==> flow/design.v <==
module	inv (A, Y);
   input A;
   output Y;
   not u1 (Y,A);
endmodule 
module	and2 (A, B, Y);
   input A, B;
   output Y;
   and u1 (Y,A,B);
endmodule 
module	and3 (A, B, C, Y);
   input A, B,C;
   output Y;
   and u1 (Y,A,B,C);
endmodule 
module	and4 (A,B,C,D, Y);
   input A,B,C,D;
   output Y;
   and u1 (Y,A,B,C,D);
endmodule 
module	and5 (A,B,C,D,E, Y);
   input A,B,C,D,E;
   output Y;
   and u1 (Y,A,B,C,D,E);
endmodule 
module	and8 (A,B,C,D,E,F,G,H, Y);
   input A,B,C,D,E,F,G,H;
   output Y;
   and u1 (Y,A,B,C,D,E,F,G,H);
endmodule 
module	nand2 (A, B, Y);
   input A, B;
   output Y;
   nand u1 (Y,A,B);
endmodule 
module	nand3 (A, B, C, Y);
   input A, B,C;
   output Y;
   nand u1 (Y,A,B,C);
endmodule 
module	nand4 (A,B,C,D, Y);
   input A,B,C,D;
   output Y;
   nand u1 (Y,A,B,C,D);
endmodule 
module	nand5 (A,B,C,D,E, Y);
   input A,B,C,D,E;
   output Y;
   nand u1 (Y,A,B,C,D,E);
endmodule 
module	nand8 (A,B,C,D,E,F,G,H, Y);
   input A,B,C,D,E,F,G,H;
   output Y;
   nand u1 (Y,A,B,C,D,E,F,G,H);
endmodule 
module	xor2 (A, B, Y);
   input A, B;
   output Y;
   xor u1 (Y,A,B);
endmodule 
module	xor3 (A, B, C, Y);
   input A, B,C;
   output Y;
   xor u1 (Y,A,B,C);
endmodule 
module	xor4 (A,B,C,D, Y);
   input A,B,C,D;
   output Y;
   xor u1 (Y,A,B,C,D);
endmodule 
module	xor5 (A,B,C,D,E, Y);
   input A,B,C,D,E;
   output Y;
   xor u1 (Y,A,B,C,D,E);
endmodule 
module	xor8 (A,B,C,D,E,F,G,H, Y);
   input A,B,C,D,E,F,G,H;
   output Y;
   xor u1 (Y,A,B,C,D,E,F,G,H);
endmodule 
module	nor2 (A, B, Y);
   input A, B;
   output Y;
   nor u1 (Y,A,B);
endmodule 
module	or2 (A, B, Y);
   input A, B;
   output Y;
   or u1 (Y,A,B);
endmodule 
module	or8 (A,B,C,D,E,F,G,H, Y);
   input A,B,C,D,E,F,G,H;
   output Y;
   or u1 (Y,A,B,C,D,E,F,G,H);
endmodule 
module	c1908 (InDataBus, InCheckBits, InExtSynBits,
				    ContE, ContB, ContF, ContG, ContH, ContK, ContL,
				    OutDataBus, OutSynCheckBits,
				    ByteParLo, ByteParHi, UncorrError);
   input [15:0] 	InDataBus;
   output [15:0] 	OutDataBus;
   input [5:0] 	InCheckBits;
   output [5:0] 	OutSynCheckBits;
   input [3:0] 	InExtSynBits;
   input 	ContE, ContB, ContF, ContG, ContH, ContK, ContL;
   output 	ByteParLo, ByteParHi, UncorrError;
   TopLevel1908 Ckt1908(InDataBus, InCheckBits, InExtSynBits,
				    ContE, ContB, ContF, ContG, ContH, ContK, ContL,
				    OutDataBus, OutSynCheckBits,
				    ByteParLo, ByteParHi, UncorrError);
endmodule  
module TopLevel1908(InDataBus, InCheckBits, InExtSynBits,
				    ContE, ContB, ContF, ContG, ContH, ContK, ContL,
				    OutDataBus, OutSynCheckBits,
				    ByteParLo, ByteParHi, UncorrError);
   input [15:0]  InDataBus;
   input [5:0]	  InCheckBits;
   input [3:0]	  InExtSynBits;
   input		  ContE, ContB, ContF, ContG, ContH, ContK, ContL;
   output [15:0] OutDataBus;
   output [5:0]  OutSynCheckBits;
   output		  ByteParLo, ByteParHi, UncorrError;
   wire [5:0]	  SynBits, NewSynBits, Not_NewSynBits, AllExtSynBits;
   wire		  ContIntM, ContIntP, CorrectionFlag;
   wire		  CorrectionFlagLo, CorrectionFlagHi;
   wire		  InDBParityLo, InDBParityHi;
   wire [15:0]	  DecodedSyn;
   wire [11:0]	  ProductSyn;
   SyndromeGenerator M1(InDataBus, InCheckBits, ContB, ContG, ContH,
			SynBits, InDBParityLo, InDBParityHi);
   ModifySyndrome M2(SynBits, InExtSynBits, InCheckBits, ContE, ContG, ContH,
		     NewSynBits, Not_NewSynBits, AllExtSynBits,
		     ContIntM, ContIntP);
   SyndromeDecode M3(NewSynBits, Not_NewSynBits, ContIntM, ContIntP,
		     ContE, ContB, ContF, ContG, ContH, ContK, ContL,
		     DecodedSyn, ProductSyn,
		     CorrectionFlag, CorrectionFlagLo, CorrectionFlagHi);
   DataBusCorrect M4(InDataBus, DecodedSyn, OutDataBus);
   SynCheckGenerator M5(SynBits, AllExtSynBits, CorrectionFlag, ContE, ContF, ContB,
			OutSynCheckBits);
   ByteParity M6(InDBParityHi, InCheckBits[3], CorrectionFlagHi, ContB, ContL,
		 ByteParHi);
   ByteParity M7(InDBParityLo, InCheckBits[5], CorrectionFlagLo, ContB, ContK,
		 ByteParLo);
   UncorrErrorGenerator M8(ProductSyn, Not_NewSynBits, CorrectionFlagHi, CorrectionFlagLo,
			   InCheckBits[1], InCheckBits[4],			   
			   ContE, ContF, ContB, ContG, ContH, ContIntM, ContIntP,
			   UncorrError);
endmodule  
module SyndromeGenerator(InDataBus, InCheckBits, ContB, ContG, ContH,
				    SynBits, InDBParityLo, InDBParityHi);
   input [15:0] InDataBus;
   input [5:0]	 InCheckBits;
   input		 ContB, ContG, ContH;
   output [5:0] SynBits;
   output		 InDBParityLo, InDBParityHi;
   wire         line0, line1, line2, line3, line4, line5, line6, line7, line8, line9, line10, 
                   line11, line12, line13, line14, line15, line16, line17, line18, line19, line20,
                   line21, line22, line23, line24, line25, line26, line27, line28, line29, line30, 
                   line31, line32, line33, line34, line35, line36, line37, line38, line39, line40,
                   line41, line42, line43, line44, line45, line46, line47, line48, line49, line50, 
                   line51, line52, line53, line54, line55, line56, line57, line58, line59, line60,
                   line61, line62, line63, line64, line65, line66, line67, line68, line69, line70, 
                   line71, line72, line73, line74, line75, line76, line77, line78, line79,
                   line80, line81, line82, line83, line84, line85, line86, line87, line88, line89, 
                   line90, line91, line92, line93;
  wire         Not_ContB, Not_ContH;
  wire         temp0, temp1, temp2, temp3, temp4, temp5;
   wire [15:0]	 NotInDataBus;
   inv UM1_0( .A(ContB), .Y(Not_ContB) );
   inv UM1_1( .A(ContH), .Y(Not_ContH) );
   and3 UM1_2( .A(InCheckBits[0]), .B(ContG), .C(Not_ContB), .Y(temp0) );
   and3 UM1_3( .A(InCheckBits[1]), .B(Not_ContH), .C(Not_ContB), .Y(temp1) );
   and3 UM1_4( .A(InCheckBits[2]), .B(Not_ContH), .C(Not_ContB), .Y(temp2) );
   and2 UM1_5( .A(InCheckBits[3]), .B(Not_ContB), .Y(temp3) );
   and3 UM1_6( .A(InCheckBits[4]), .B(ContG), .C(Not_ContB), .Y(temp4) );
   and2 UM1_7( .A(InCheckBits[5]), .B(Not_ContB), .Y(temp5) );
   inv UM1_8( .A(InDataBus[0]), .Y(NotInDataBus[0]) ),
      UM1_9( .A(InDataBus[1]), .Y(NotInDataBus[1]) ),
      UM1_10( .A(InDataBus[2]), .Y(NotInDataBus[2]) ),
      UM1_11( .A(InDataBus[3]), .Y(NotInDataBus[3]) ),
      UM1_12( .A(InDataBus[4]), .Y(NotInDataBus[4]) ),
      UM1_13( .A(InDataBus[5]), .Y(NotInDataBus[5]) ),
      UM1_14( .A(InDataBus[6]), .Y(NotInDataBus[6]) ),
      UM1_15( .A(InDataBus[7]), .Y(NotInDataBus[7]) ),
      UM1_16( .A(InDataBus[8]), .Y(NotInDataBus[8]) ),
      UM1_17( .A(InDataBus[9]), .Y(NotInDataBus[9]) ),
      UM1_18( .A(InDataBus[10]), .Y(NotInDataBus[10]) ),
      UM1_19( .A(InDataBus[11]), .Y(NotInDataBus[11]) ),
      UM1_20( .A(InDataBus[12]), .Y(NotInDataBus[12]) ),
      UM1_21( .A(InDataBus[13]), .Y(NotInDataBus[13]) ),
      UM1_22( .A(InDataBus[14]), .Y(NotInDataBus[14]) ),
      UM1_23( .A(InDataBus[15]), .Y(NotInDataBus[15]) );
   xor2 UM1_46( .A(NotInDataBus[7]), .B(NotInDataBus[5]), .Y(line46) );
   xor2 UM1_47( .A(line46), .B(NotInDataBus[2]), .Y(line47) );
   xor2 UM1_48( .A(NotInDataBus[14]), .B(NotInDataBus[9]), .Y(line48) );
   xor2 UM1_49( .A(line48), .B(NotInDataBus[11]), .Y(line49) );
   xor2 UM1_50( .A(line47), .B(line49), .Y(line50) );
   xor2 UM1_51( .A(line50), .B(temp0), .Y(SynBits[0]) );
   xor2 UM1_38( .A(NotInDataBus[8]), .B(NotInDataBus[13]), .Y(line38) );
   xor2 UM1_39( .A(line38), .B(NotInDataBus[15]), .Y(line39) );
   xor2 UM1_40( .A(NotInDataBus[14]), .B(temp1), .Y(line40) );
   xor2 UM1_41( .A(line40), .B(NotInDataBus[10]), .Y(line41) );
   xor2 UM1_42( .A(line39), .B(line41), .Y(line42) );
   xor2 UM1_43( .A(NotInDataBus[7]), .B(NotInDataBus[4]), .Y(line43) );
   xor2 UM1_44( .A(line43), .B(NotInDataBus[1]), .Y(line44) );
   xor2 UM1_45( .A(line42), .B(line44), .Y(SynBits[1]) );
   xor2 UM1_24( .A(NotInDataBus[0]), .B(temp2), .Y(line24) );
   xor2 UM1_25( .A(NotInDataBus[12]), .B(NotInDataBus[11]), .Y(line25) );
   xor2 UM1_26( .A(line25), .B(NotInDataBus[10]), .Y(line26) );
   inv UM1_27( .A(line26), .Y(line27) );
   xor2 UM1_28( .A(NotInDataBus[15]), .B(NotInDataBus[14]), .Y(line28) );
   xor2 UM1_29( .A(line28), .B(NotInDataBus[9]), .Y(line29) );
   xor2 UM1_30( .A(line27), .B(line29), .Y(line30) );
   xor2 UM1_31( .A(NotInDataBus[6]), .B(NotInDataBus[5]), .Y(line31) );
   xor2 UM1_32( .A(line31), .B(NotInDataBus[4]), .Y(line32) );
   inv UM1_33( .A(line32), .Y(line33) );
   xor2 UM1_34( .A(line30), .B(line33), .Y(line34) );
   inv UM1_35( .A(line34), .Y(line35) );
   inv UM1_36( .A(line24), .Y(line36) );
   xor2 UM1_37( .A(line36), .B(line35), .Y(SynBits[2]) );
   xor2 UM1_76( .A(NotInDataBus[3]), .B(NotInDataBus[13]), .Y(line76) );
   xor2 UM1_77( .A(line76), .B(temp3), .Y(line77) );
   xor2 UM1_78( .A(NotInDataBus[2]), .B(NotInDataBus[1]), .Y(line78) );
   xor2 UM1_79( .A(line78), .B(NotInDataBus[0]), .Y(line79) );
   xor2 UM1_80( .A(NotInDataBus[15]), .B(NotInDataBus[14]), .Y(line80) );
   xor2 UM1_81( .A(line80), .B(NotInDataBus[9]), .Y(line81) );
   inv UM1_82( .A(line81), .Y(line82) );
   xor2 UM1_83( .A(line79), .B(line82), .Y(line83) );
   xor2 UM1_84( .A(line83), .B(line27), .Y(line84) );
   inv UM1_85( .A(line84), .Y(line85) );
   xor2 UM1_86( .A(line77), .B(line85), .Y(SynBits[3]) );
   xor2 UM1_52( .A(NotInDataBus[8]), .B(NotInDataBus[13]), .Y(line52) );
   xor2 UM1_53( .A(line52), .B(NotInDataBus[15]), .Y(line53) );
   inv UM1_54( .A(line53), .Y(line54) );
   xor2 UM1_55( .A(NotInDataBus[9]), .B(NotInDataBus[6]), .Y(line55) );
   xor2 UM1_56( .A(line55), .B(NotInDataBus[3]), .Y(line56) );
   inv UM1_57( .A(line56), .Y(line57) );
   xor2 UM1_58( .A(line54), .B(line57), .Y(line58) );
   xor2 UM1_59( .A(temp4), .B(NotInDataBus[12]), .Y(line59) );
   inv UM1_60( .A(line59), .Y(line60) );
   xor2 UM1_61( .A(line58), .B(line60), .Y(SynBits[4]) );
   xor2 UM1_62( .A(line29), .B(NotInDataBus[8]), .Y(line62) );
   xor2 UM1_63( .A(line62), .B(temp5), .Y(line63) );
   inv UM1_64( .A(line63), .Y(line64) );
   xor2 UM1_65( .A(NotInDataBus[2]), .B(NotInDataBus[1]), .Y(line65) );
   xor2 UM1_66( .A(line65), .B(NotInDataBus[0]), .Y(line66) );
   inv UM1_67( .A(line66), .Y(line67) );
   xor2 UM1_68( .A(NotInDataBus[6]), .B(NotInDataBus[5]), .Y(line68) );
   xor2 UM1_69( .A(line68), .B(NotInDataBus[4]), .Y(line69) );
   xor2 UM1_70( .A(line67), .B(line69), .Y(line70) );
   xor2 UM1_71( .A(NotInDataBus[7]), .B(NotInDataBus[3]), .Y(line71) );
   inv UM1_72( .A(line71), .Y(line72) );
   xor2 UM1_73( .A(line70), .B(line72), .Y(line73) );
   xor2 UM1_74( .A(line64), .B(line73), .Y(line74) );
   inv UM1_75( .A(line74), .Y(SynBits[5]) );
   xor2 UM1_87( .A(line67), .B(line69), .Y(line87) );
   xor2 UM1_88( .A(line87), .B(line72), .Y(InDBParityLo) );
   xor2 UM1_89( .A(NotInDataBus[12]), .B(NotInDataBus[11]), .Y(line89) );
   xor2 UM1_90( .A(line89), .B(NotInDataBus[10]), .Y(line90) );
   xor2 UM1_91( .A(line82), .B(line90), .Y(line91) );
   xor2 UM1_92( .A(NotInDataBus[13]), .B(NotInDataBus[8]), .Y(line92) );
   inv UM1_93( .A(line92), .Y(line93) );
   xor2 UM1_94( .A(line91), .B(line93), .Y(InDBParityHi) );
endmodule  
module ModifySyndrome(SynBits, InExtSynBits, InCheckBits, ContE, ContG, ContH,
				  NewSynBits, Not_NewSynBits, AllExtSynBits,
				  ContIntM, ContIntP);
   input [5:0]	 SynBits;
   input [3:0]	 InExtSynBits;
   input [5:0]	 InCheckBits;
   input		 ContE, ContG, ContH;
   output [5:0] NewSynBits, Not_NewSynBits, AllExtSynBits;
   output		 ContIntM, ContIntP;
   wire         Not_ContE, Not_ContH;
   wire         temp0, temp1, temp2, temp3, temp4, temp5, line7, line10;
   inv  UM2_0( .A(ContE), .Y(Not_ContE) );
   and2 UM2_1( .A(SynBits[0]), .B(Not_ContE), .Y(temp0) ),
        UM2_2( .A(SynBits[1]), .B(Not_ContE), .Y(temp1) ),
        UM2_3( .A(SynBits[2]), .B(Not_ContE), .Y(temp2) ),
        UM2_4( .A(SynBits[3]), .B(Not_ContE), .Y(temp3) ),
        UM2_5( .A(SynBits[4]), .B(Not_ContE), .Y(temp4) ),
        UM2_6( .A(SynBits[5]), .B(Not_ContE), .Y(temp5) );
   assign AllExtSynBits[3:0] = InExtSynBits[3:0];
   nand2 UM2_7( .A(ContG), .B(Not_ContE), .Y(line7) );
   and2 UM2_8( .A(InCheckBits[0]), .B(line7), .Y(AllExtSynBits[4]) );
   inv  UM2_9( .A(ContH), .Y(Not_ContH) );
   nand2 UM2_10( .A(Not_ContH), .B(Not_ContE), .Y(line10) );
   and2 UM2_11( .A(line10), .B(InCheckBits[2]), .Y(AllExtSynBits[5]) );
   nand2 UM2_12( .A(InCheckBits[1]), .B(line10), .Y(ContIntM) );
   nand2 UM2_13( .A(InCheckBits[4]), .B(line7), .Y(ContIntP) );
   xor2  UM2_14( .A(temp0), .B(AllExtSynBits[0]), .Y(NewSynBits[0]) ),
        UM2_15( .A(temp1), .B(AllExtSynBits[1]), .Y(NewSynBits[1]) ),
        UM2_16( .A(temp2), .B(AllExtSynBits[2]), .Y(NewSynBits[2]) ),
        UM2_17( .A(temp3), .B(AllExtSynBits[3]), .Y(NewSynBits[3]) ),
        UM2_18( .A(temp4), .B(AllExtSynBits[4]), .Y(NewSynBits[4]) ),
        UM2_19( .A(temp5), .B(AllExtSynBits[5]), .Y(NewSynBits[5]) );
   inv  UM2_20( .A(NewSynBits[0]), .Y(Not_NewSynBits[0]) ),
        UM2_21( .A(NewSynBits[1]), .Y(Not_NewSynBits[1]) ),
        UM2_22( .A(NewSynBits[2]), .Y(Not_NewSynBits[2]) ),
        UM2_23( .A(NewSynBits[3]), .Y(Not_NewSynBits[3]) ),
        UM2_24( .A(NewSynBits[4]), .Y(Not_NewSynBits[4]) ),
        UM2_25( .A(NewSynBits[5]), .Y(Not_NewSynBits[5]) );
endmodule  
module SyndromeDecode(NewSynBits, Not_NewSynBits, ContIntM, ContIntP,
				  ContE, ContB, ContF, ContG, ContH, ContK, ContL,
				  DecodedSyn, ProductSyn,
				  CorrectionFlag, CorrectionFlagLo, CorrectionFlagHi);
   input [5:0]	  NewSynBits, Not_NewSynBits;
   input		  ContIntM, ContIntP;
   input		  ContE, ContB, ContF, ContG, ContH, ContK, ContL;
   output [15:0] DecodedSyn;
   output [11:0] ProductSyn;
   output		  CorrectionFlag, CorrectionFlagLo, CorrectionFlagHi;
   wire         line0, line1, line2, line3, line4, line5, line6, line7;
   wire         Not_ContK, Not_ContL, Not_ContB, NotGH, ContIntLo, ContIntHi;
   inv  UM3_0( .A(ContK), .Y(Not_ContK) );
   inv  UM3_1( .A(ContL), .Y(Not_ContL) );  
   inv  UM3_2( .A(ContB), .Y(Not_ContB) );
   nand2 UM3_3( .A(ContG), .B(ContH), .Y(NotGH) );
   nand4 UM3_4( .A(Not_ContK), .B(ContE), .C(ContB), .D(NotGH), .Y(line4) );
   nand3 UM3_5( .A(ContF), .B(Not_ContB), .C(NotGH), .Y(line5) );
   nand2 UM3_6( .A(line4), .B(line5), .Y(ContIntLo) );
   nand4 UM3_7( .A(Not_ContL), .B(ContE), .C(ContB), .D(NotGH), .Y(line7) );
   nand2 UM3_8( .A(line7), .B(line5), .Y(ContIntHi) );
   and2 UM3_9 ( .A(ContIntM), .B(NewSynBits[5]), .Y(ProductSyn[0]) ),
       UM3_10( .A(Not_NewSynBits[0]), .B(Not_NewSynBits[1]), .Y(ProductSyn[1]) ),
       UM3_11( .A(Not_NewSynBits[4]), .B(Not_NewSynBits[2]), .Y(ProductSyn[2]) ),
       UM3_12( .A(Not_NewSynBits[0]), .B(NewSynBits[1]), .Y(ProductSyn[3]) ),
       UM3_13( .A(NewSynBits[0]), .B(Not_NewSynBits[1]), .Y(ProductSyn[4]) ),
       UM3_14( .A(NewSynBits[4]), .B(Not_NewSynBits[2]), .Y(ProductSyn[5]) ),
       UM3_15( .A(ContIntP), .B(Not_NewSynBits[3]), .Y(ProductSyn[6]) ),
       UM3_16( .A(NewSynBits[4]), .B(NewSynBits[2]), .Y(ProductSyn[7]) ),
       UM3_17( .A(ContIntM), .B(Not_NewSynBits[5]), .Y(ProductSyn[8]) ),
       UM3_18( .A(Not_NewSynBits[4]), .B(NewSynBits[2]), .Y(ProductSyn[9]) ),
       UM3_19( .A(ContIntP), .B(NewSynBits[3]), .Y(ProductSyn[10]) ),
       UM3_20( .A(NewSynBits[0]), .B(NewSynBits[1]), .Y(ProductSyn[11]) );
   and5 UM3_21( .A(ProductSyn[0]), .B(ProductSyn[10]), .C(ProductSyn[9]),
			.D(ProductSyn[1]), .E(ContIntLo), .Y(DecodedSyn[0]) ),
       UM3_22( .A(ProductSyn[0]), .B(ProductSyn[10]), .C(ProductSyn[2]),
			.D(ProductSyn[3]), .E(ContIntLo), .Y(DecodedSyn[1]) ),
       UM3_23( .A(ProductSyn[0]), .B(ProductSyn[10]), .C(ProductSyn[2]),
			.D(ProductSyn[4]), .E(ContIntLo), .Y(DecodedSyn[2]) ),
       UM3_24( .A(ProductSyn[0]), .B(ProductSyn[10]), .C(ProductSyn[5]),
			.D(ProductSyn[1]), .E(ContIntLo), .Y(DecodedSyn[3]) ),
       UM3_25( .A(ProductSyn[0]), .B(ProductSyn[6]), .C(ProductSyn[9]),
			.D(ProductSyn[3]), .E(ContIntLo), .Y(DecodedSyn[4]) ),
       UM3_26( .A(ProductSyn[0]), .B(ProductSyn[6]), .C(ProductSyn[9]),
			.D(ProductSyn[4]), .E(ContIntLo), .Y(DecodedSyn[5]) ),
       UM3_27( .A(ProductSyn[0]), .B(ProductSyn[6]), .C(ProductSyn[7]),
			.D(ProductSyn[1]), .E(ContIntLo), .Y(DecodedSyn[6]) ),
       UM3_28( .A(ProductSyn[0]), .B(ProductSyn[6]), .C(ProductSyn[2]),
			.D(ProductSyn[11]), .E(ContIntLo), .Y(DecodedSyn[7]) ),
       UM3_29( .A(ProductSyn[0]), .B(ProductSyn[6]), .C(ProductSyn[5]),
			.D(ProductSyn[3]), .E(ContIntHi), .Y(DecodedSyn[8]) ),
       UM3_30( .A(ProductSyn[0]), .B(ProductSyn[10]), .C(ProductSyn[7]),
			.D(ProductSyn[4]), .E(ContIntHi), .Y(DecodedSyn[9]) ),
       UM3_31( .A(ProductSyn[8]), .B(ProductSyn[10]), .C(ProductSyn[9]),
			.D(ProductSyn[3]), .E(ContIntHi), .Y(DecodedSyn[10]) ),
       UM3_32( .A(ProductSyn[8]), .B(ProductSyn[10]), .C(ProductSyn[9]),
			.D(ProductSyn[4]), .E(ContIntHi), .Y(DecodedSyn[11]) ),
       UM3_33( .A(ProductSyn[8]), .B(ProductSyn[10]), .C(ProductSyn[7]),
			.D(ProductSyn[1]), .E(ContIntHi), .Y(DecodedSyn[12]) ),
       UM3_34( .A(ProductSyn[8]), .B(ProductSyn[10]), .C(ProductSyn[5]),
			.D(ProductSyn[3]), .E(ContIntHi), .Y(DecodedSyn[13]) ),
       UM3_35( .A(ProductSyn[0]), .B(ProductSyn[10]), .C(ProductSyn[9]),
			.D(ProductSyn[11]), .E(ContIntHi), .Y(DecodedSyn[14]) ),
       UM3_36( .A(ProductSyn[0]), .B(ProductSyn[10]), .C(ProductSyn[7]),
			.D(ProductSyn[3]), .E(ContIntHi), .Y(DecodedSyn[15]) );
   or8 UM3_37( .A(DecodedSyn[0]), .B(DecodedSyn[1]), .C(DecodedSyn[2]),
			.D(DecodedSyn[3]), .E(DecodedSyn[4]), .F(DecodedSyn[5]),
			.G(DecodedSyn[6]), .H(DecodedSyn[7]), .Y(CorrectionFlagLo) );
   or8 UM3_38( .A(DecodedSyn[8]), .B(DecodedSyn[9]), .C(DecodedSyn[10]),
			.D(DecodedSyn[11]), .E(DecodedSyn[12]), .F(DecodedSyn[13]),
			.G(DecodedSyn[14]), .H(DecodedSyn[15]), .Y(CorrectionFlagHi) );
   or2 UM3_39( .A(CorrectionFlagLo), .B(CorrectionFlagHi), .Y(CorrectionFlag) );
endmodule  
module DataBusCorrect(InDataBus, DecodedSyn, OutDataBus);
   input [15:0]  InDataBus, DecodedSyn;
   output [15:0] OutDataBus;
   xor2 UM4_0( .A(InDataBus[0]), .B(DecodedSyn[0]), .Y(OutDataBus[0]) ),
      UM4_1( .A(InDataBus[1]), .B(DecodedSyn[1]), .Y(OutDataBus[1]) ),
      UM4_2( .A(InDataBus[2]), .B(DecodedSyn[2]), .Y(OutDataBus[2]) ),
      UM4_3( .A(InDataBus[3]), .B(DecodedSyn[3]), .Y(OutDataBus[3]) ),
      UM4_4( .A(InDataBus[4]), .B(DecodedSyn[4]), .Y(OutDataBus[4]) ),
      UM4_5( .A(InDataBus[5]), .B(DecodedSyn[5]), .Y(OutDataBus[5]) ),
      UM4_6( .A(InDataBus[6]), .B(DecodedSyn[6]), .Y(OutDataBus[6]) ),
      UM4_7( .A(InDataBus[7]), .B(DecodedSyn[7]), .Y(OutDataBus[7]) ),
      UM4_8( .A(InDataBus[8]), .B(DecodedSyn[8]), .Y(OutDataBus[8]) ),
      UM4_9( .A(InDataBus[9]), .B(DecodedSyn[9]), .Y(OutDataBus[9]) ),
      UM4_10( .A(InDataBus[10]), .B(DecodedSyn[10]), .Y(OutDataBus[10]) ),
      UM4_11( .A(InDataBus[11]), .B(DecodedSyn[11]), .Y(OutDataBus[11]) ),
      UM4_12( .A(InDataBus[12]), .B(DecodedSyn[12]), .Y(OutDataBus[12]) ),
      UM4_13( .A(InDataBus[13]), .B(DecodedSyn[13]), .Y(OutDataBus[13]) ),
      UM4_14( .A(InDataBus[14]), .B(DecodedSyn[14]), .Y(OutDataBus[14]) ),
      UM4_15( .A(InDataBus[15]), .B(DecodedSyn[15]), .Y(OutDataBus[15]) );
endmodule  
module SynCheckGenerator(SynBits, AllExtSynBits, CorrectionFlag, ContE,
					ContF, ContB, OutSynCheckBits);
   input [5:0]	 SynBits, AllExtSynBits;
   input		 CorrectionFlag;
   input		 ContE, ContF, ContB;
   output [5:0] OutSynCheckBits;
   wire         Not_ContF;
   inv  UM5_0( .A(ContF), .Y(Not_ContF) );
   SynCheckSlice UM5_1(SynBits[0], AllExtSynBits[0], CorrectionFlag, ContE,
				   Not_ContF, ContB, OutSynCheckBits[0]),
                 UM5_2(SynBits[1], AllExtSynBits[1], CorrectionFlag, ContE,
				   Not_ContF, ContB, OutSynCheckBits[1]),
                 UM5_3(SynBits[2], AllExtSynBits[2], CorrectionFlag, ContE,
				   Not_ContF, ContB, OutSynCheckBits[2]),
                 UM5_4(SynBits[3], AllExtSynBits[3], CorrectionFlag, ContE,
				   Not_ContF, ContB, OutSynCheckBits[3]),
                 UM5_5(SynBits[4], AllExtSynBits[4], CorrectionFlag, ContE,
				   Not_ContF, ContB, OutSynCheckBits[4]),
                 UM5_6(SynBits[5], AllExtSynBits[5], CorrectionFlag, ContE,
				   Not_ContF, ContB, OutSynCheckBits[5]);
endmodule  
module SynCheckSlice(SynBits_i, AllExtSynBits_i, CorrectionFlag, ContE,
				 NotContF, ContB, OutSynCheckBits_i);
   input	SynBits_i, AllExtSynBits_i;
   input	CorrectionFlag;
   input	ContE, NotContF, ContB;
   output	OutSynCheckBits_i;
   wire         line0, line1, line2 ;
   and3 SCS_0( .A(AllExtSynBits_i), .B(ContE), .C(CorrectionFlag), .Y(line0) );
   xor2  SCS_1( .A(SynBits_i), .B(line0), .Y(line1) );
   nand2 SCS_2( .A(NotContF), .B(ContB), .Y(line2) );
   and2 SCS_3( .A(line2), .B(line1), .Y(OutSynCheckBits_i) );
endmodule  
module ByteParity (InDBParity_N, InCheckBit_N, CorrectionFlag_N, ContB, Cont_N,
			    ByteParity_N);
   input	InDBParity_N, InCheckBit_N, CorrectionFlag_N;
   input	ContB, Cont_N;
   output	ByteParity_N;
   wire         line0, line1, line2, line3, line4, line5, line6, line7, line8;
   wire         Not_Cont_N, Not_ContB, Not_InDBParity_N;
   inv UM6_7_0( .A(ContB), .Y(Not_ContB) ),
      UM6_7_1( .A(Cont_N), .Y(Not_Cont_N) ),
      UM6_7_2( .A(InDBParity_N), .Y(Not_InDBParity_N) );
   nand2 UM6_7_3( .A(ContB), .B(Not_Cont_N), .Y(line3) );
   and2 UM6_7_4( .A(line3), .B(Not_InDBParity_N), .Y(line4) );
   and2 UM6_7_5( .A(CorrectionFlag_N), .B(Not_ContB), .Y(line5) );
   xor2  UM6_7_6( .A(line5), .B(line4), .Y(line6) );
   nand2 UM6_7_7( .A(InCheckBit_N), .B(Cont_N), .Y(line7) );
   and2 UM6_7_8( .A(line7), .B(ContB), .Y(line8) );
   xor2  UM6_7_9( .A(line6), .B(line8), .Y(ByteParity_N) );
endmodule  
module UncorrErrorGenerator (ProductSyn, Not_NewSynBits, CorrectionFlagHi, CorrectionFlagLo,
			     InCheckBit1, InCheckBit4,
			     ContE,ContF, ContB, ContG, ContH, ContIntM, ContIntP,
			     UncorrError);
   input [11:0]	ProductSyn;
   input [5:0]	Not_NewSynBits;
   input	InCheckBit1, InCheckBit4;	
   input	CorrectionFlagHi, CorrectionFlagLo;
   input	ContE, ContF, ContB, ContG, ContH, ContIntM, ContIntP;
   output	UncorrError;
   wire		 UESignal, ErrorFREE;
   wire         line0, line1, line2, line3, line4, line5, line6, line7, line8, line9,
		line10, line11, line12, line13, line14, line15, line16, line17, line18;
   wire         Not_ContH, Not_ContE, Not_ContB, Not_ContF, NotM, NotP, NotGH, ContIntUE, NotCorrFlagHi, NotCorrFlagLo;
   inv  UM8_0( .A(ContH), .Y(Not_ContH) ),
        UM8_1( .A(ContE), .Y(Not_ContE) ),
        UM8_2( .A(ContB), .Y(Not_ContB) ),
        UM8_3( .A(ContF), .Y(Not_ContF) ),
        UM8_4( .A(ContIntM), .Y(NotM) ),
        UM8_5( .A(ContIntP), .Y(NotP) );
   nand2 UM8_6( .A(ContG), .B(ContH), .Y(NotGH) );
   and3 UM8_7( .A(ContF), .B(Not_ContB), .C(NotGH), .Y(ContIntUE) );
   UEGen UM8_8(ProductSyn, ContIntUE, NotM, NotP, Not_NewSynBits[3], Not_NewSynBits[5],
	       UESignal);
   nand2 UM8_9( .A(Not_ContH), .B(Not_ContE), .Y(line9) ),
         UM8_10( .A(InCheckBit1), .B(line9), .Y(line10) ),
         UM8_11( .A(ContG), .B(Not_ContE), .Y(line11) ),
         UM8_12( .A(InCheckBit4), .B(line11), .Y(line12 ) );
   nand8 UM8_13( .A(Not_NewSynBits[0]), .B(Not_NewSynBits[1]), .C(Not_NewSynBits[2]),
		 .D(Not_NewSynBits[3]), .E(Not_NewSynBits[4]), .F(Not_NewSynBits[5]),
		 .G(line10), .H(line12), .Y(ErrorFREE) );
   inv  UM8_14( .A(CorrectionFlagHi), .Y(NotCorrFlagHi) ),
        UM8_15( .A(CorrectionFlagLo), .Y(NotCorrFlagLo) );
   and3 UM8_16( .A(NotCorrFlagLo), .B(NotCorrFlagHi), .C(UESignal), .Y(line16) );
   and4 UM8_17( .A(Not_ContB), .B(ErrorFREE), .C(ContF), .D(line16), .Y(line17) );
   and3 UM8_18( .A(Not_ContB), .B(ErrorFREE), .C(Not_ContF), .Y(line18) );
   nor2 UM8_19( .A(line18), .B(line17), .Y(UncorrError) );
endmodule  
module UEGen(ProductSyn, ContIntUE, NotM, NotP, NotNewSynBit3, NotNewSynBit5,
		   UESignal);
   input [11:0] ProductSyn;
   input	ContIntUE, NotM, NotP, NotNewSynBit3, NotNewSynBit5;
   output	UESignal;
   wire line0, line1, line2, line3, line4, line5, line6, line7, line8, line9;
   and2 UEG_0( .A(NotP), .B(NotNewSynBit3), .Y(line0) ),
        UEG_1( .A(NotM), .B(NotNewSynBit5), .Y(line1) );
   nand5 UEG_2( .A(ProductSyn[0]), .B(ProductSyn[6]), .C(ProductSyn[2]),
		.D(ProductSyn[1]), .E(ContIntUE), .Y(line2) ),
         UEG_3( .A(ProductSyn[8]), .B(ProductSyn[10]), .C(ProductSyn[2]),
		.D(ProductSyn[1]), .E(ContIntUE), .Y(line3) ),
         UEG_4( .A(ProductSyn[8]), .B(ProductSyn[6]), .C(ProductSyn[9]),
		.D(ProductSyn[1]), .E(ContIntUE), .Y(line4) ),
         UEG_5( .A(ProductSyn[8]), .B(ProductSyn[6]), .C(ProductSyn[2]),
		.D(ProductSyn[3]), .E(ContIntUE), .Y(line5) ),
         UEG_6( .A(ProductSyn[8]), .B(ProductSyn[6]), .C(ProductSyn[2]),
		.D(ProductSyn[4]), .E(ContIntUE), .Y(line6) ),
         UEG_7( .A(ProductSyn[8]), .B(ProductSyn[6]), .C(ProductSyn[5]),
		.D(ProductSyn[1]), .E(ContIntUE), .Y(line7) ),
         UEG_8( .A(ProductSyn[8]), .B(line0), .C(ProductSyn[2]),
		.D(ProductSyn[1]), .E(ContIntUE), .Y(line8) ),
         UEG_9( .A(line1), .B(ProductSyn[6]), .C(ProductSyn[2]),
	        .D(ProductSyn[1]), .E(ContIntUE), .Y(line9) );
   and8 UEG_10( .A(line2), .B(line3), .C(line4), .D(line5), .E(line6),
		.F(line7), .G(line8), .H(line9), .Y(UESignal) );
endmodule  
module error_correction # (
    parameter puf_sig_length     = 256,
    parameter ipid_N             = 16
)
(
    input                                clk,
    input                                rst_n,
    input        [1:0]                   pcm_instruction,
    input        [puf_sig_length-1:0]    pcm_puf_in,
    input                                pcm_puf_in_valid,
    input        [$clog2(ipid_N)-1:0]    pcm_ipid_number,
    output logic [puf_sig_length-1:0]    pcm_puf_out,
    output logic                         pcm_puf_out_valid,
    output logic                         pcm_S_c  
);  
typedef enum logic [1:0] {IDLE, PROVISION_ID, CORRECT_SIG} state_t;
state_t state_r; 
logic [(6*(puf_sig_length/16))-1:0] parity_bits [0:ipid_N-1];
wire [puf_sig_length-1:0] temp_corrected_out; 
genvar j;
generate
    for (j =0; j < puf_sig_length/16; j++) begin
        error_module errorX (.data(pcm_puf_in[((j+1)*16)-1:j*16]), .parity(parity_bits[pcm_ipid_number][((j+1)*6)-1:j*6]), .corrected_out(temp_corrected_out[((j+1)*16)-1:j*16]));
    end 
endgenerate 
always @(posedge clk) begin
    if (state_r == PROVISION_ID && pcm_puf_in_valid) begin
        for (int i = 0; i < puf_sig_length/16; i++) begin
            parity_bits[pcm_ipid_number][0+(6*i)] <= pcm_puf_in[2+(16*i)] ^ pcm_puf_in[5+(16*i)] ^ pcm_puf_in[7+(16*i)] ^ pcm_puf_in[9+(16*i)] ^ pcm_puf_in[11+(16*i)] ^ pcm_puf_in[14+(16*i)];
            parity_bits[pcm_ipid_number][1+(6*i)] <= pcm_puf_in[1+(16*i)] ^ pcm_puf_in[4+(16*i)] ^ pcm_puf_in[7+(16*i)] ^ pcm_puf_in[8+(16*i)] ^ pcm_puf_in[10+(16*i)] ^ pcm_puf_in[13+(16*i)] ^ pcm_puf_in[14+(16*i)] ^ pcm_puf_in[15+(16*i)];
            parity_bits[pcm_ipid_number][2+(6*i)] <= pcm_puf_in[0+(16*i)] ^ pcm_puf_in[4+(16*i)] ^ pcm_puf_in[5+(16*i)] ^ pcm_puf_in[6+(16*i)] ^ pcm_puf_in[9+(16*i)] ^ pcm_puf_in[10+(16*i)] ^ pcm_puf_in[11+(16*i)] ^ pcm_puf_in[12+(16*i)] ^ pcm_puf_in[14+(16*i)] ^ pcm_puf_in[15+(16*i)];
            parity_bits[pcm_ipid_number][3+(6*i)] <= pcm_puf_in[0+(16*i)] ^ pcm_puf_in[1+(16*i)] ^ pcm_puf_in[2+(16*i)] ^ pcm_puf_in[3+(16*i)] ^ pcm_puf_in[4+(16*i)] ^ pcm_puf_in[9+(16*i)] ^ pcm_puf_in[10+(16*i)] ^ pcm_puf_in[11+(16*i)] ^ pcm_puf_in[12+(16*i)] ^ pcm_puf_in[13+(16*i)] ^ pcm_puf_in[14+(16*i)] ^ pcm_puf_in[15+(16*i)];
            parity_bits[pcm_ipid_number][4+(6*i)] <= pcm_puf_in[3+(16*i)] ^ pcm_puf_in[6+(16*i)] ^ pcm_puf_in[8+(16*i)] ^ pcm_puf_in[9+(16*i)] ^ pcm_puf_in[12+(16*i)]  ^ pcm_puf_in[13+(16*i)] ^ pcm_puf_in[15+(16*i)];
            parity_bits[pcm_ipid_number][5+(6*i)] <= pcm_puf_in[0+(16*i)] ^ pcm_puf_in[1+(16*i)] ^ pcm_puf_in[2+(16*i)] ^ pcm_puf_in[3+(16*i)] ^ pcm_puf_in[4+(16*i)] ^ pcm_puf_in[5+(16*i)] ^ pcm_puf_in[6+(16*i)] ^ pcm_puf_in[7+(16*i)] ^ pcm_puf_in[8+(16*i)] ^ pcm_puf_in[9+(16*i)] ^ pcm_puf_in[14+(16*i)] ^ pcm_puf_in[15+(16*i)];                 
        end 
    end
end
always @(posedge clk, negedge rst_n) begin
    if (~rst_n) begin
        state_r <= IDLE; 
        pcm_puf_out_valid <= 0;
        pcm_puf_out <= 0; 
        pcm_S_c <= 0; 
    end 
    else begin
        case (state_r) 
            IDLE : begin
                pcm_S_c <= 0; 
                pcm_puf_out_valid <= 0;
                pcm_puf_out_valid <= 0;
                if (pcm_instruction == 2'b01) begin
                    state_r <= PROVISION_ID; 
                end 
                else if (pcm_instruction == 2'b10) begin
                    state_r <= CORRECT_SIG; 
                end 
            end 
            PROVISION_ID : begin  
                if (pcm_puf_in_valid) begin 
                    pcm_S_c <= 1; 
                    if (pcm_instruction == 2'b00) begin 
                        state_r <= IDLE; 
                        pcm_S_c <= 0; 
                    end 
                end 
            end 
            CORRECT_SIG : begin
                pcm_puf_out <= temp_corrected_out; 
                pcm_puf_out_valid <= 1;
                if (pcm_instruction == 2'b00) begin
                    state_r <= IDLE; 
                end 
            end 
        endcase 
    end 
end 
endmodule 
module error_module (
    input   [15:0]  data, 
    input   [5:0]   parity, 
    output logic [15:0]  corrected_out
    );
	wire ContG = 1'b1;
	wire ContH = 1'b0;
	wire ContB = 1'b0;
	wire ContE = 1'b0;
	wire ContF = 1'b1;
	wire ContK = 1'b1;
	wire ContL = 1'b1;
    wire ByteParLo1, ByteParHi1;
	wire UncorrError1;
    wire [5 :0] OutSynCheckBits;
	c1908 error_correction_1 (.InDataBus(data), .InCheckBits(parity), .InExtSynBits(4'b0000), 
	.ContE(ContE), .ContB(ContB), .ContF(ContF), .ContG(ContG), .ContH(ContH), .ContK(ContK), .ContL(ContL),
	.OutDataBus(corrected_out), .ByteParLo(ByteParLo1), .ByteParHi(ByteParHi1), .UncorrError(UncorrError1),
	.OutSynCheckBits(OutSynCheckBits));
endmodule
* Step by step through the tools: error_correction *
Tool output for the design above, in the order of the flow.
Lines are those of the file above, counted from 1.
Library cell names are shortened.
A cell with - has no value.

design
  top module = error_correction
  clock port = clk
  cell library = sky130hd
  timing corner = tt_025C_1v80

* Word level *
Counts by Yosys on the flattened word-level netlist (proc, flatten, opt, wreduce; memories kept). Register bits leave out memories and registers merged into their read ports (data or address). Print and check cells are left out. Cells with the same type and inputs are merged into one.
Yosys's memory passes give these memory sizes; they may raise the number of words (mostly to a power of two), join words into wider ones and drop unused or constant bits.

operators by class
  equality and inequality tests = 6
  mux-type cells = 106
  bitwise operators = 2800
  reductions and logical operators = 8

operators by type and width
  operator                                              count
  2-to-1 mux 96 bit                                     96
  XOR 1 bit                                             1648
  bitwise AND 1 bit                                     608
  inverter 1 bit                                        544
  2-to-1 mux 2 bit                                      4
  case mux 2 bit (select 3 bit)                         1
  equality test 2 x 1 -> 1 bit (second input constant)  2
  equality test 2 bit (second input constant)           2
  logical NOT 2 bit                                     2
  nonzero test 2 bit                                    2
  case mux 1 bit (select 2 bit)                         2
  inequality test 3 bit (second input constant)         1
  AND reduction 3 bit                                   1
  nonzero test 3 bit                                    1
  2-to-1 mux 1 bit                                      3
  inequality test 2 bit (second input constant)         1
  AND reduction 2 bit                                   1
  logical AND 1 bit                                     1

word-level totals
  flip-flop bits (word level) = 260
  RAM bits = 1536
  memories = 1
  bits of input ports = 265
  output and inout bits = 258
  word-level cells = 2925

memories
  memory       words  width  rd ports  write ports  line  source
  parity_bits  16     96     1         1            531   logic [(6*(puf_sig_length/16))-1:0] parity_bits [0:ipid_N-1];

* Logic depth *
Longest topological path by Yosys (ltp), each cell counted once; first at word level (registers and memories cut), then after technology mapping (sequential cells cut; the memories' decode and read muxes count).

depth
  depth after elaboration = 13
  ABC_AREA = 0
  depth in mapped cells = 14
  gate-level depth less buffers = 7

* Netlist *
Source: synth_stat.txt of the flow (Yosys; design flattened, memories mapped). It holds for the ABC_AREA given above (unset counts as 0); a run with the other value may have another netlist.

cells by type
  cell type  count  area in all (um^2)
  edfxtp_1   1536   4.61E+04
  mux4_2     431    9706.81
  dfrtp_1    260    6506.24
  xnor2_1    405    3.55E+03
  xnor3_1    118    2.66E+03
  xor2_1     176    1.54E+03
  mux4_1     41     1.08E+03
  nor2_1     249    934.646
  a21oi_1    178    890.854
  xor3_1     23     546.774
  nand3_1    98     490.47
  nand4_1    67     419.152
  a31oi_1    66     412.896
  clkbuf_1   99     371.606
  a2111o_1   28     315.302
  nand2_1    80     300.288
  buf_6      25     281.52
  or3_1      43     269.008

Other cell types: 55; their cells: 538.

synthesis totals
  mapped cells = 4461
  mapped area = 80572.3 um^2
  area of sequential cells = 52656.8 um^2
  flip-flop cells = 1797
  buffers = 209

By module: a second synthesis without flattening, with its own total; a netlist apart from the flattened one above.

unflattened totals
  cells (unflattened synthesis) = 8257
  area (unflattened synthesis) = 101218.3 um^2

Each row is one instance without its submodules.

modules
  module            instances  cells  area (um^2)  seq. area (um^2)
  error_correction  1          3361   72130.4      52656.8
  xor2              1424       1      8.8          0.0
  and2              576        1      6.3          0.0
  inv               928        1      3.8          0.0
  and5              256        3      12.5         0.0
  nand5             128        2      11.3         0.0
  nand2             352        1      3.8          0.0
  and3              208        1      6.3          0.0
  or8               32         3      16.3         0.0
  ModifySyndrome    16         4      30.0         0.0
  nand8             16         3      18.8         0.0
  and8              16         3      16.3         0.0
  nand4             32         1      6.3          0.0
  and4              16         1      8.8          0.0

Further modules, not shown: 14.

* Path before layout *
Source: OpenSTA report_checks on the synthesized netlist (no wires, ideal clock, input and output delay 20% of the period each), path of least setup slack; recovery checks are left aside. Register names are those of the netlist, which keeps one name where synthesis merged equal registers.

timing after synthesis
  kind = input to register
  start = input pcm_ipid_number[1]
  end = memory parity_bits[0][0]
  period = 5000 ps
  input delay = 1000 ps
  setup time = 668 ps
  launch time at the first pin = 1000 ps
  data arrival time = 9052 ps
  data required time = 4332 ps
  setup slack = -4721 ps
  path delay = 8720 ps
  stages on the path = 9
  buffers on the path = 7
  synthesis period reached = 9721 ps

"path delay" is the arrival time less input delay plus setup time.
"stages on the path" counts driving pins, that of a launching flip-flop among them; a cell with two outputs on the path counts twice.
"synthesis period reached" is the clock period less the worst setup slack; recovery checks do not enter. This is arithmetic on one report: input and output delays are still those of the set period (20% each).

between the ends, after synthesis
  cell sequence = buf_4 buf_6 buf_4 buf_2 buf_4 buf_2 buf_2 or3_1 nor3_1

ends and longest elaborated chain, after synthesis
  item                line  source
  start: declaration  524   input        [$clog2(ipid_N)-1:0]    pcm_ipid_number,
  end: declaration    531   logic [(6*(puf_sig_length/16))-1:0] parity_bits [0:ipid_N-1];

No chain of elaborated cells between the ends is given.

* Timing after layout *
Path of least setup slack in the final report of run A (OpenROAD, finished layout, wires in). Where an end is a register, its clock arrival counts in the times.
The report prints the path's times to 10 ps; the period is as set.

timing post-layout
  kind = input to register
  start = input pcm_ipid_number[0]
  end = register pcm_puf_out[128]
  period = 3880 ps
  input delay = 780 ps
  setup time = 160 ps
  launch time at the first pin = 780 ps
  data arrival time = 3940 ps
  data required time = 4540 ps
  setup slack = 600 ps
  stages on the path = 11
  buffers on the path = 4

Between the ends stands the longest chain of elaborated cells between them, by number of cells; it is not shown to be the way that was timed. Of several equally long chains one is given.
A line is the first line of the expression or statement that the cell stems from. Yosys adds cells for indexed reads and writes and turns some case tables into memories.
The chain passes a memory read, where the word-level depth is cut; so it can be longer than that depth.

between the ends, post-layout
  cell sequence = buf_8 buf_12 mux4_2 mux4_2 xnor2_1 nand2b_1 nor4b_1 buf_4 xnor2_1 buf_4 a21oi_1
  cells in the longest elaborated chain = 9
  elaborated cells between the ends (all ways) = 27
  those cells by class = logic (26); memory (1)

ends and longest elaborated chain, post-layout
  item                            line  source
  start: declaration              524   input        [$clog2(ipid_N)-1:0]    pcm_ipid_number,
  memory (16 x 96 bit)            531   logic [(6*(puf_sig_length/16))-1:0] parity_bits [0:ipid_N-1];
  XOR 1 bit                       59    xor u1 (Y,A,B);
  inverter 1 bit                  4     not u1 (Y,A);
  XOR 1 bit                       59
  inverter 1 bit                  4
  bitwise AND 1 bit (3 in a row)  24    and u1 (Y,A,B,C,D,E);
  XOR 1 bit                       59
  end: assignment                 555   pcm_puf_out <= 0;
  end: assignment                 581   pcm_puf_out <= temp_corrected_out;
  end: declaration                525   output logic [puf_sig_length-1:0]    pcm_puf_out,

FLOW RESULTS
============

Flow measurements of error_correction on sky130hd: 5 stored runs with different settings, listed in no order. Input and output delays are each 20% of the period that was set; the output load is 0.01 pF.
"reached clock period" is the run's clock period less its worst setup slack. It is reckoned from that one timing run; input and output delays stay at 20% of the period that was set.
"critical path time": the worst setup path's part of the clock period (all of it between registers, 20% less for each end at a port) less its slack. A launch clock that arrives late makes it longer, a capture clock that arrives late makes it shorter.
By "total power after layout" is meant OpenSTA's value without simulated activity: inputs other than the clock are taken to toggle once in ten clock periods, and the tool carries that through the logic.
"critical path time" is given in steps of 10 ps.
Among the settings, . means not set for that run.
Among the results, . means that no value is shown for the run.

item                                     run A              run B               run C              run D              run E
CORE_UTILIZATION                         40                 20                  40                 45                 40
PLACE_DENSITY                            0.6                .                   .                  .                  .
period_ns                                3.88               3.56                5.0                4.45               5.0
CAP_MARGIN                               20                 20                  20                 20                 25
CORE_MARGIN                              2                  2                   2                  2                  4
SLEW_MARGIN                              20                 20                  20                 40                 20
ABC_AREA                                 .                  1                   .                  .                  1
CTS_CLUSTER_SIZE                         .                  25                  .                  72                 .
MIN_ROUTING_LAYER                        .                  met1                met2               met1               met2
PLACE_DENSITY_LB_ADDON                   .                  0.17                0.06               0.17               .
TNS_END_PERCENT                          .                  65                  .                  30                 .
CORE_ASPECT_RATIO                        .                  .                   0.93               .                  0.53
CTS_CLUSTER_DIAMETER                     .                  .                   199                .                  199
GPL_TIMING_DRIVEN                        .                  .                   0                  .                  0
HOLD_SLACK_MARGIN                        .                  .                   0.17               .                  -0.07
MAX_ROUTING_LAYER                        .                  .                   met4               met4               met4
CELL_PAD_IN_SITES_DETAIL_PLACEMENT       .                  .                   .                  0                  .
GPL_ROUTABILITY_DRIVEN                   .                  .                   .                  1                  .
CELL_PAD_IN_SITES_GLOBAL_PLACEMENT       .                  .                   .                  .                  2
worst setup slack after layout (ps)      604                689                 144                951                .
total power after layout (mW)            60.679             64.508              47.655             51.204             .
final design utilization (%)             49.6               25.8                49.6               54.2               .
standard-cell area after routing (um^2)  99145.1            115537.0            99127.6            96555.1            .
critical path time (ps)                  2500               2160                3860               2610               .
critical path type                       input to register  register to output  input to register  input to register  .
setup total negative slack (ps)          0                  0                   0                  0                  .
reached clock period (ps)                3276               2871                4856               3499               .
die size (um^2)                          205037.0           455456.0            205039.0           182449.0           .
mapped cell area after synthesis (um^2)  80572.3            90015.1             80572.3            80572.3            .

Run E: no final report: routing broke off with GRT-0116
